==> flow/design.v <==
module rgst #(
    parameter w=8
)(
    input clk, rst_b, ld, clr, input [w-1:0] d, output reg [w-1:0] q
);
    always @ (posedge clk, negedge rst_b)
        if (!rst_b)                 q <= 0;
        else if (clr)               q <= 0;
        else if (ld)                q <= d;
endmodule
module mschdpath (
    input clk, rst_b,ld_merg,upd_mreg, input [511:0] blk, output [31:0] m0
);
    function [31:0] RtRot(input [31:0] x, input [4:0] p);
        reg [63:0] tmp; begin
        tmp = {x, x} >> p; RtRot = tmp[31:0];end
    endfunction
    function [31:0] Sgm0(input [31:0]x); begin
        Sgm0=RtRot(x,7)^RtRot(x,18)^(x>>3);end
    endfunction
    function [31:0] Sgm1(input [31:0]x); begin
        Sgm1=RtRot(x,17)^RtRot(x,19)^(x>>10);end
    endfunction
    function [31:0] Mux(input sel,input [31:0]d1,d0); begin
        Mux = (sel) ?  d1 : d0 ;end
    endfunction
    function [31:0] Word32(input [511:0]blk, input [3:0]idx); begin
        Word32 = blk[511-32*idx -:32];end
    endfunction
    wire [31:0] m[0:15];
    generate
        genvar k;
        for( k = 0; k < 16; k = k +1) begin:some_name
            if(k < 15)
                rgst #(.w(32)) i0(.clk(clk),.rst_b(rst_b),.clr(1'd0),.ld(upd_mreg),.d(Mux(ld_merg,Word32(blk,k),m[k+1])),.q(m[k]));
            else
                rgst #(.w(32)) i0(.clk(clk),.rst_b(rst_b),.clr(1'd0),.ld(upd_mreg),.d(Mux(ld_merg,Word32(blk,k),m[0] + Sgm0(m[1]) + m[9] + Sgm1(m[14]))),.q(m[k]));
        end
    endgenerate
    assign m0 = m[0];
endmodule
--- tool output ---
From RTL to reports: mschdpath. Tool output for the design above before and after an edit, in the order of the flow. "unedited" refers to lines of the RTL above, "edited" to lines of the edited file. "difference" is "edited" less "unedited", of the values as shown; "relative change" is that difference over "unedited", in percent. Operators carry their Yosys type and port widths (W data, S select, Z words). Library cell names are shortened. Not given: --

Top: mschdpath. Clock: clk. Library: sky130hd. Library corner: tt_025C_1v80.

The edit. Unified diff, file above to edited file. The edited RTL no longer does the same as the RTL above: the edit was made by script, with no optimisation intended.

```diff
@@ -10,6 +10,10 @@
 endmodule
 module mschdpath (
-    input clk, rst_b,ld_merg,upd_mreg, input [511:0] blk, output [31:0] m0
+    input clk, rst_b,ld_merg,upd_mreg, input [511:0] blk, output [31:0] m0_o
 );
+    wire [31:0] m0;
+    reg [31:0] m0_d1;
+    always @(posedge clk) m0_d1 <= m0;
+    assign m0_o = m0_d1;
     function [31:0] RtRot(input [31:0] x, input [4:0] p);
         reg [63:0] tmp; begin
```

Elaborated design. Yosys after proc, flatten, opt, wreduce and memory -nomap, before mapping. Enables and synchronous resets that opt folds into registers are not counted as muxes. Print and check cells are not counted. Equal cells are merged and count once.

Cells by class: $add $sub $neg (unedited 3, edited 3, difference 0, relative change 0.00%); mux-type cells (unedited 16, edited 16, difference 0, relative change 0.00%); bitwise logic cells (unedited 4, edited 4, difference 0, relative change 0.00%).

Unchanged operator kinds not shown: 5.

Storage and ports: flip-flop bits (word level) (unedited 512, edited 544, difference +32, relative change +6.25%); input bits (unedited 516, edited 516, difference 0, relative change 0.00%); output and inout bits (unedited 32, edited 32, difference 0, relative change 0.00%); word-level cells (unedited 39, edited 40, difference +1, relative change +2.56%).

Longest topological paths. Longest topological path by Yosys (ltp), each cell counted once; first at word level (registers and memories cut), then after technology mapping (sequential cells cut; the memories' decode and read muxes count).

Logic depth: word-level depth (unedited 6, edited 6, difference 0, relative change 0.00%); ABC_AREA (unedited 0, edited 0); mapped depth (unedited 18, edited 18, difference 0, relative change 0.00%).

After synthesis. Yosys stat after the flow's synthesis: flattened, memories mapped to cells. It holds for the ABC_AREA given above (unset counts as 0); a run with the other value may have another netlist.

Cells by type: dfxtp_1 (unedited 0, edited 32, difference +32); o21ai_0 (unedited 17, edited 30, difference +13, relative change +76.47%); nor2_1 (unedited 521, edited 510, difference -11, relative change -2.11%); clkbuf_1 (unedited 171, edited 181, difference +10, relative change +5.85%); a21o_1 (unedited 18, edited 8, difference -10, relative change -55.56%); o21ai_1 (unedited 11, edited 2, difference -9, relative change -81.82%); buf_1 (unedited 54, edited 47, difference -7, relative change -12.96%); inv_1 (unedited 149, edited 155, difference +6, relative change +4.03%); nor3_1 (unedited 7, edited 2, difference -5, relative change -71.43%); buf_2 (unedited 6, edited 1, difference -5, relative change -83.33%); o21a_1 (unedited 5, edited 9, difference +4, relative change +80.00%); a21oi_1 (unedited 531, edited 534, difference +3, relative change +0.56%); xor2_1 (unedited 21, edited 18, difference -3, relative change -14.29%); mux2i_1 (unedited 486, edited 484, difference -2, relative change -0.41%); nand3_1 (unedited 14, edited 12, difference -2, relative change -14.29%); o221ai_1 (unedited 9, edited 7, difference -2, relative change -22.22%); nand4_1 (unedited 8, edited 6, difference -2, relative change -25.00%); a31oi_1 (unedited 5, edited 3, difference -2, relative change -40.00%).

Unchanged cell types not shown: 9. The list need not be complete.

Mapped netlist: cells in the netlist (unedited 2848, edited 2861, difference +13, relative change +0.46%); chip area (Yosys) (um^2) (unedited 27780.4, edited 28282.1, difference +501.7, relative change +1.81%); flip-flop cells (unedited 512, edited 544, difference +32, relative change +6.25%); buffer cells (unedited 231, edited 229, difference -2, relative change -0.87%).

The figures by module come from a second, unflattened synthesis with its own total; it is not the netlist above.

Second synthesis, totals: cells (unflattened synthesis) (unedited 2853, edited 2897, difference +44, relative change +1.54%); area total of the unflattened synthesis (um^2) (unedited 31600.3, edited 32304.7, difference +704.4, relative change +2.23%).

Rows give one instance, submodules left out.

Modules, unedited: rgst (w=32) (times used 16, cells 103, area 1323.8 um^2, seq. area 800.8 um^2); mschdpath (times used 1, cells 1205, area 10420.0 um^2, seq. area 0.0 um^2).

Modules, edited: rgst (w=32) (times used 16, cells 103, area 1323.8 um^2, seq. area 800.8 um^2); mschdpath (times used 1, cells 1249, area 11124.4 um^2, seq. area 640.6 um^2).

Timing after synthesis. OpenSTA on the mapped netlist: ideal clock, no wires. The path of least setup slack (recovery checks aside). Input and output delay are each 20% of the period. Register names are those of the netlist, which keeps one name where synthesis merged equal registers.

Path after synthesis: path kind (unedited register to register, edited register to register); start (unedited register some_name[14].genblk1.i0.q[20], edited register some_name[14].genblk1.i0.q[23]); end (unedited register some_name[15].genblk1.i0.q[27], edited register some_name[15].genblk1.i0.q[30]); clock period (ns) (unedited 4.5, edited 4.5, difference 0.0, relative change 0.00%); library setup time (ns) (unedited 0.123, edited 0.074, difference -0.049); time at the first pin (ns) (unedited 0.000, edited 0.000, difference 0.000); arrival (ns) (unedited 3.741, edited 3.888, difference +0.147, relative change +3.93%); data required time (ns) (unedited 4.377, edited 4.426, difference +0.049, relative change +1.12%); slack (ns) (unedited 0.636, edited 0.538, difference -0.098); path delay (ns) (unedited 3.864, edited 3.962, difference +0.098, relative change +2.54%); driving pins on the path (unedited 19, edited 17, difference -2, relative change -10.53%); path buffers (unedited 1, edited 1, difference 0, relative change 0.00%); synthesis period reached (ns) (unedited 3.864, edited 3.962, difference +0.098, relative change +2.54%).

"path delay" is the arrival time less input delay plus setup time. "driving pins on the path": output pins that drive a net of the path, with the launching flip-flop's if there is one; two outputs of one cell count as two. "synthesis period reached" is the clock period less the worst setup slack; recovery checks do not enter. This is arithmetic on one report: input and output delays are still those of the set period (20% each). Between the ends stands the longest chain of elaborated cells between them, by number of cells; it is not shown to be the way that was timed. Of several equally long chains one is given. Each line given opens the expression or statement behind the cell; cells for indexed reads and writes are added by Yosys, which also makes memories of some case tables. A register here has more assigning lines than the two given.

On the way, after synthesis, unedited:
Cell sequence: dfrtp_1 clkbuf_1 xnor2_1 xnor2_1 fa_1 inv_1 fa_1 inv_1 ha_1 inv_1 fa_1 nor2b_4 o2111ai_1 a21oi_2 nor2_1 o311ai_4 a21boi_1 xnor2_1 o221a_1. The figure for cells in the longest elaborated chain is 4.

Ends and longest elaborated chain, after synthesis, unedited: start: declaration (RTL line 4) `input clk, rst_b, ld, clr, input [w-1:0] d, output reg [w-1:0] q`; start: assignment (RTL line 7) `if (!rst_b)                 q <= 0;`; start: assignment (RTL line 9) `else if (ld)                q <= d;`; $xor A32 B32 Y32 (RTL line 22) `Sgm1=RtRot(x,17)^RtRot(x,19)^(x>>10);end`; $xor A32 B22 Y32 (RTL line 22); $add A32 B32 Y32 (RTL line 37) `rgst #(.w(32)) i0(.clk(clk),.rst_b(rst_b),.clr(1'd0),.ld(upd_mreg),.d(Mux(ld_merg,Word32(blk,k),m[0] + Sgm0(m[ ...`; $mux W32 (RTL line 25) `Mux = (sel) ?  d1 : d0 ;end`; end: assignment (RTL line 8) `else if (clr)               q <= 0;`; end: assignment (RTL line 9); end: declaration (RTL line 4).

On the way, after synthesis, edited:
Cell sequence: dfrtp_1 clkbuf_1 xnor2_1 xnor2_1 fa_1 inv_1 fa_1 inv_1 ha_1 a21o_1 a21oi_2 a2111oi_0 or3b_4 o31a_4 a41oi_2 mux2_4 o21ai_2. The figure for cells in the longest elaborated chain is 4.

Ends and longest elaborated chain, after synthesis, edited: start: declaration (RTL line 4) `input clk, rst_b, ld, clr, input [w-1:0] d, output reg [w-1:0] q`; start: assignment (RTL line 7) `if (!rst_b)                 q <= 0;`; start: assignment (RTL line 9) `else if (ld)                q <= d;`; $xor A32 B32 Y32 (RTL line 26) `Sgm1=RtRot(x,17)^RtRot(x,19)^(x>>10);end`; $xor A32 B22 Y32 (RTL line 26); $add A32 B32 Y32 (RTL line 41) `rgst #(.w(32)) i0(.clk(clk),.rst_b(rst_b),.clr(1'd0),.ld(upd_mreg),.d(Mux(ld_merg,Word32(blk,k),m[0] + Sgm0(m[ ...`; $mux W32 (RTL line 29) `Mux = (sel) ?  d1 : d0 ;end`; end: assignment (RTL line 8) `else if (clr)               q <= 0;`; end: assignment (RTL line 9); end: declaration (RTL line 4).

Path in the finished layout. From the final timing report of the runs of set A: the path of least setup slack in the routed layout; clock arrival at registers is part of the times.

Path after layout: path kind (unedited register to register, edited register to register); start (unedited register some_name[1].genblk1.i0.q[15], edited register some_name[14].genblk1.i0.q[19]); end (unedited register some_name[15].genblk1.i0.q[31], edited register some_name[15].genblk1.i0.q[30]); clock period (ns) (unedited 4.42, edited 4.42, difference 0.00, relative change 0.00%); library setup time (ns) (unedited 0.15, edited 0.08, difference -0.07); time at the first pin (ns) (unedited 0.64, edited 0.59, difference -0.05, relative change -7.81%); arrival (ns) (unedited 4.76, edited 4.83, difference +0.07, relative change +1.47%); data required time (ns) (unedited 4.89, edited 4.93, difference +0.04, relative change +0.82%); slack (ns) (unedited 0.12, edited 0.10, difference -0.02); driving pins on the path (unedited 15, edited 17, difference +2, relative change +13.33%); path buffers (unedited 0, edited 1, difference +1).

Between the ends stands the longest chain of elaborated cells between them, by number of cells; it is not shown to be the way that was timed. Of several equally long chains one is given. A register here has more assigning lines than the two given.

On the way, after layout, unedited:
Cell sequence: dfrtp_1 xnor2_1 xnor2_1 fa_1 inv_1 fa_1 inv_1 ha_1 a21oi_1 o21ai_0 a41oi_1 o311ai_4 a21oi_1 xnor2_1 o221ai_1. The figure for cells in the longest elaborated chain is 6.

Ends and longest elaborated chain, after layout, unedited: start: declaration (RTL line 4) `input clk, rst_b, ld, clr, input [w-1:0] d, output reg [w-1:0] q`; start: assignment (RTL line 7) `if (!rst_b)                 q <= 0;`; start: assignment (RTL line 9) `else if (ld)                q <= d;`; $xor A32 B32 Y32 (RTL line 19) `Sgm0=RtRot(x,7)^RtRot(x,18)^(x>>3);end`; $xor A32 B29 Y32 (RTL line 19); $add A32 B32 Y32 x3 (RTL line 37) `rgst #(.w(32)) i0(.clk(clk),.rst_b(rst_b),.clr(1'd0),.ld(upd_mreg),.d(Mux(ld_merg,Word32(blk,k),m[0] + Sgm0(m[ ...`; $mux W32 (RTL line 25) `Mux = (sel) ?  d1 : d0 ;end`; end: assignment (RTL line 8) `else if (clr)               q <= 0;`; end: assignment (RTL line 9); end: declaration (RTL line 4).

On the way, after layout, edited:
Cell sequence: dfrtp_1 buf_6 xnor2_2 xnor2_2 fa_1 inv_1 fa_1 inv_1 ha_1 a21o_1 nand4_1 a2111oi_4 or3b_4 o31a_4 a41oi_2 mux2_4 o21ai_2. The figure for cells in the longest elaborated chain is 4.

Ends and longest elaborated chain, after layout, edited: start: declaration (RTL line 4) `input clk, rst_b, ld, clr, input [w-1:0] d, output reg [w-1:0] q`; start: assignment (RTL line 7) `if (!rst_b)                 q <= 0;`; start: assignment (RTL line 9) `else if (ld)                q <= d;`; $xor A32 B32 Y32 (RTL line 26) `Sgm1=RtRot(x,17)^RtRot(x,19)^(x>>10);end`; $xor A32 B22 Y32 (RTL line 26); $add A32 B32 Y32 (RTL line 41) `rgst #(.w(32)) i0(.clk(clk),.rst_b(rst_b),.clr(1'd0),.ld(upd_mreg),.d(Mux(ld_merg,Word32(blk,k),m[0] + Sgm0(m[ ...`; $mux W32 (RTL line 29) `Mux = (sel) ?  d1 : d0 ;end`; end: assignment (RTL line 8) `else if (clr)               q <= 0;`; end: assignment (RTL line 9); end: declaration (RTL line 4).

Measured runs. Both versions went through the flow (Yosys, OpenROAD) with the same settings in each pair. Constraints: input delay and output delay 20% of the set period each, output load 0.01 pF.

Settings, set A:
The entry for CORE_UTILIZATION reads 40. period_ns: 4.42. Under CAP_MARGIN stands 20. CORE_MARGIN: 2. For SLEW_MARGIN the number is 20.

Final reports, set A: synthesis area (um^2) (unedited 27780.4, edited 28282.1, difference +501.7, relative change +1.81%); die outline area (um^2) (unedited 71575.0, edited 72848.7, difference +1273.7, relative change +1.78%); std-cell area (final layout) (um^2) (unedited 36557.6, edited 37622.3, difference +1064.7, relative change +2.91%); utilization after layout (%) (unedited 53.2, edited 53.7, difference +0.5); worst slack on setup checks (ns) (unedited 0.122, edited 0.098, difference -0.024); summed negative setup slack (ns) (unedited 0.000, edited 0.000, difference 0.000); total design power (uW) (unedited 26402, edited 27971, difference +1569, relative change +5.94%); clock period achieved (ns) (unedited 4.298, edited 4.322, difference +0.024, relative change +0.56%).

Settings, set B:
For CELL_PAD_IN_SITES_DETAIL_PLACEMENT the number is 1. Under CORE_ASPECT_RATIO stands 1.62. The entry for CORE_UTILIZATION reads 35. The entry for CTS_CLUSTER_SIZE reads 44. SETUP_SLACK_MARGIN: 0.79. Under TNS_END_PERCENT stands 90. period_ns: 4.4. Under CAP_MARGIN stands 20. CORE_MARGIN: 2. For SLEW_MARGIN the number is 20.

Final reports, set B: synthesis area (um^2) (unedited 27780.4, edited 28282.1, difference +501.7, relative change +1.81%); die outline area (um^2) (unedited 81708.5, edited 83163.2, difference +1454.7, relative change +1.78%); std-cell area (final layout) (um^2) (unedited 37314.5, edited 37771.2, difference +456.7, relative change +1.22%); utilization after layout (%) (unedited 47.4, edited 47.3, difference -0.1); worst slack on setup checks (ns) (unedited 0.321, edited 0.141, difference -0.180); summed negative setup slack (ns) (unedited 0.000, edited 0.000, difference 0.000); total design power (uW) (unedited 29794, edited 28913, difference -881, relative change -2.96%); clock period achieved (ns) (unedited 4.079, edited 4.259, difference +0.180, relative change +4.41%).

"clock period achieved" is the run's clock period less its worst setup slack. It is reckoned from that one timing run; input and output delays stay at 20% of the period that was set. "total design power" rests on the timing tool's default activity at the inputs, not on a simulated workload.
--- end ---
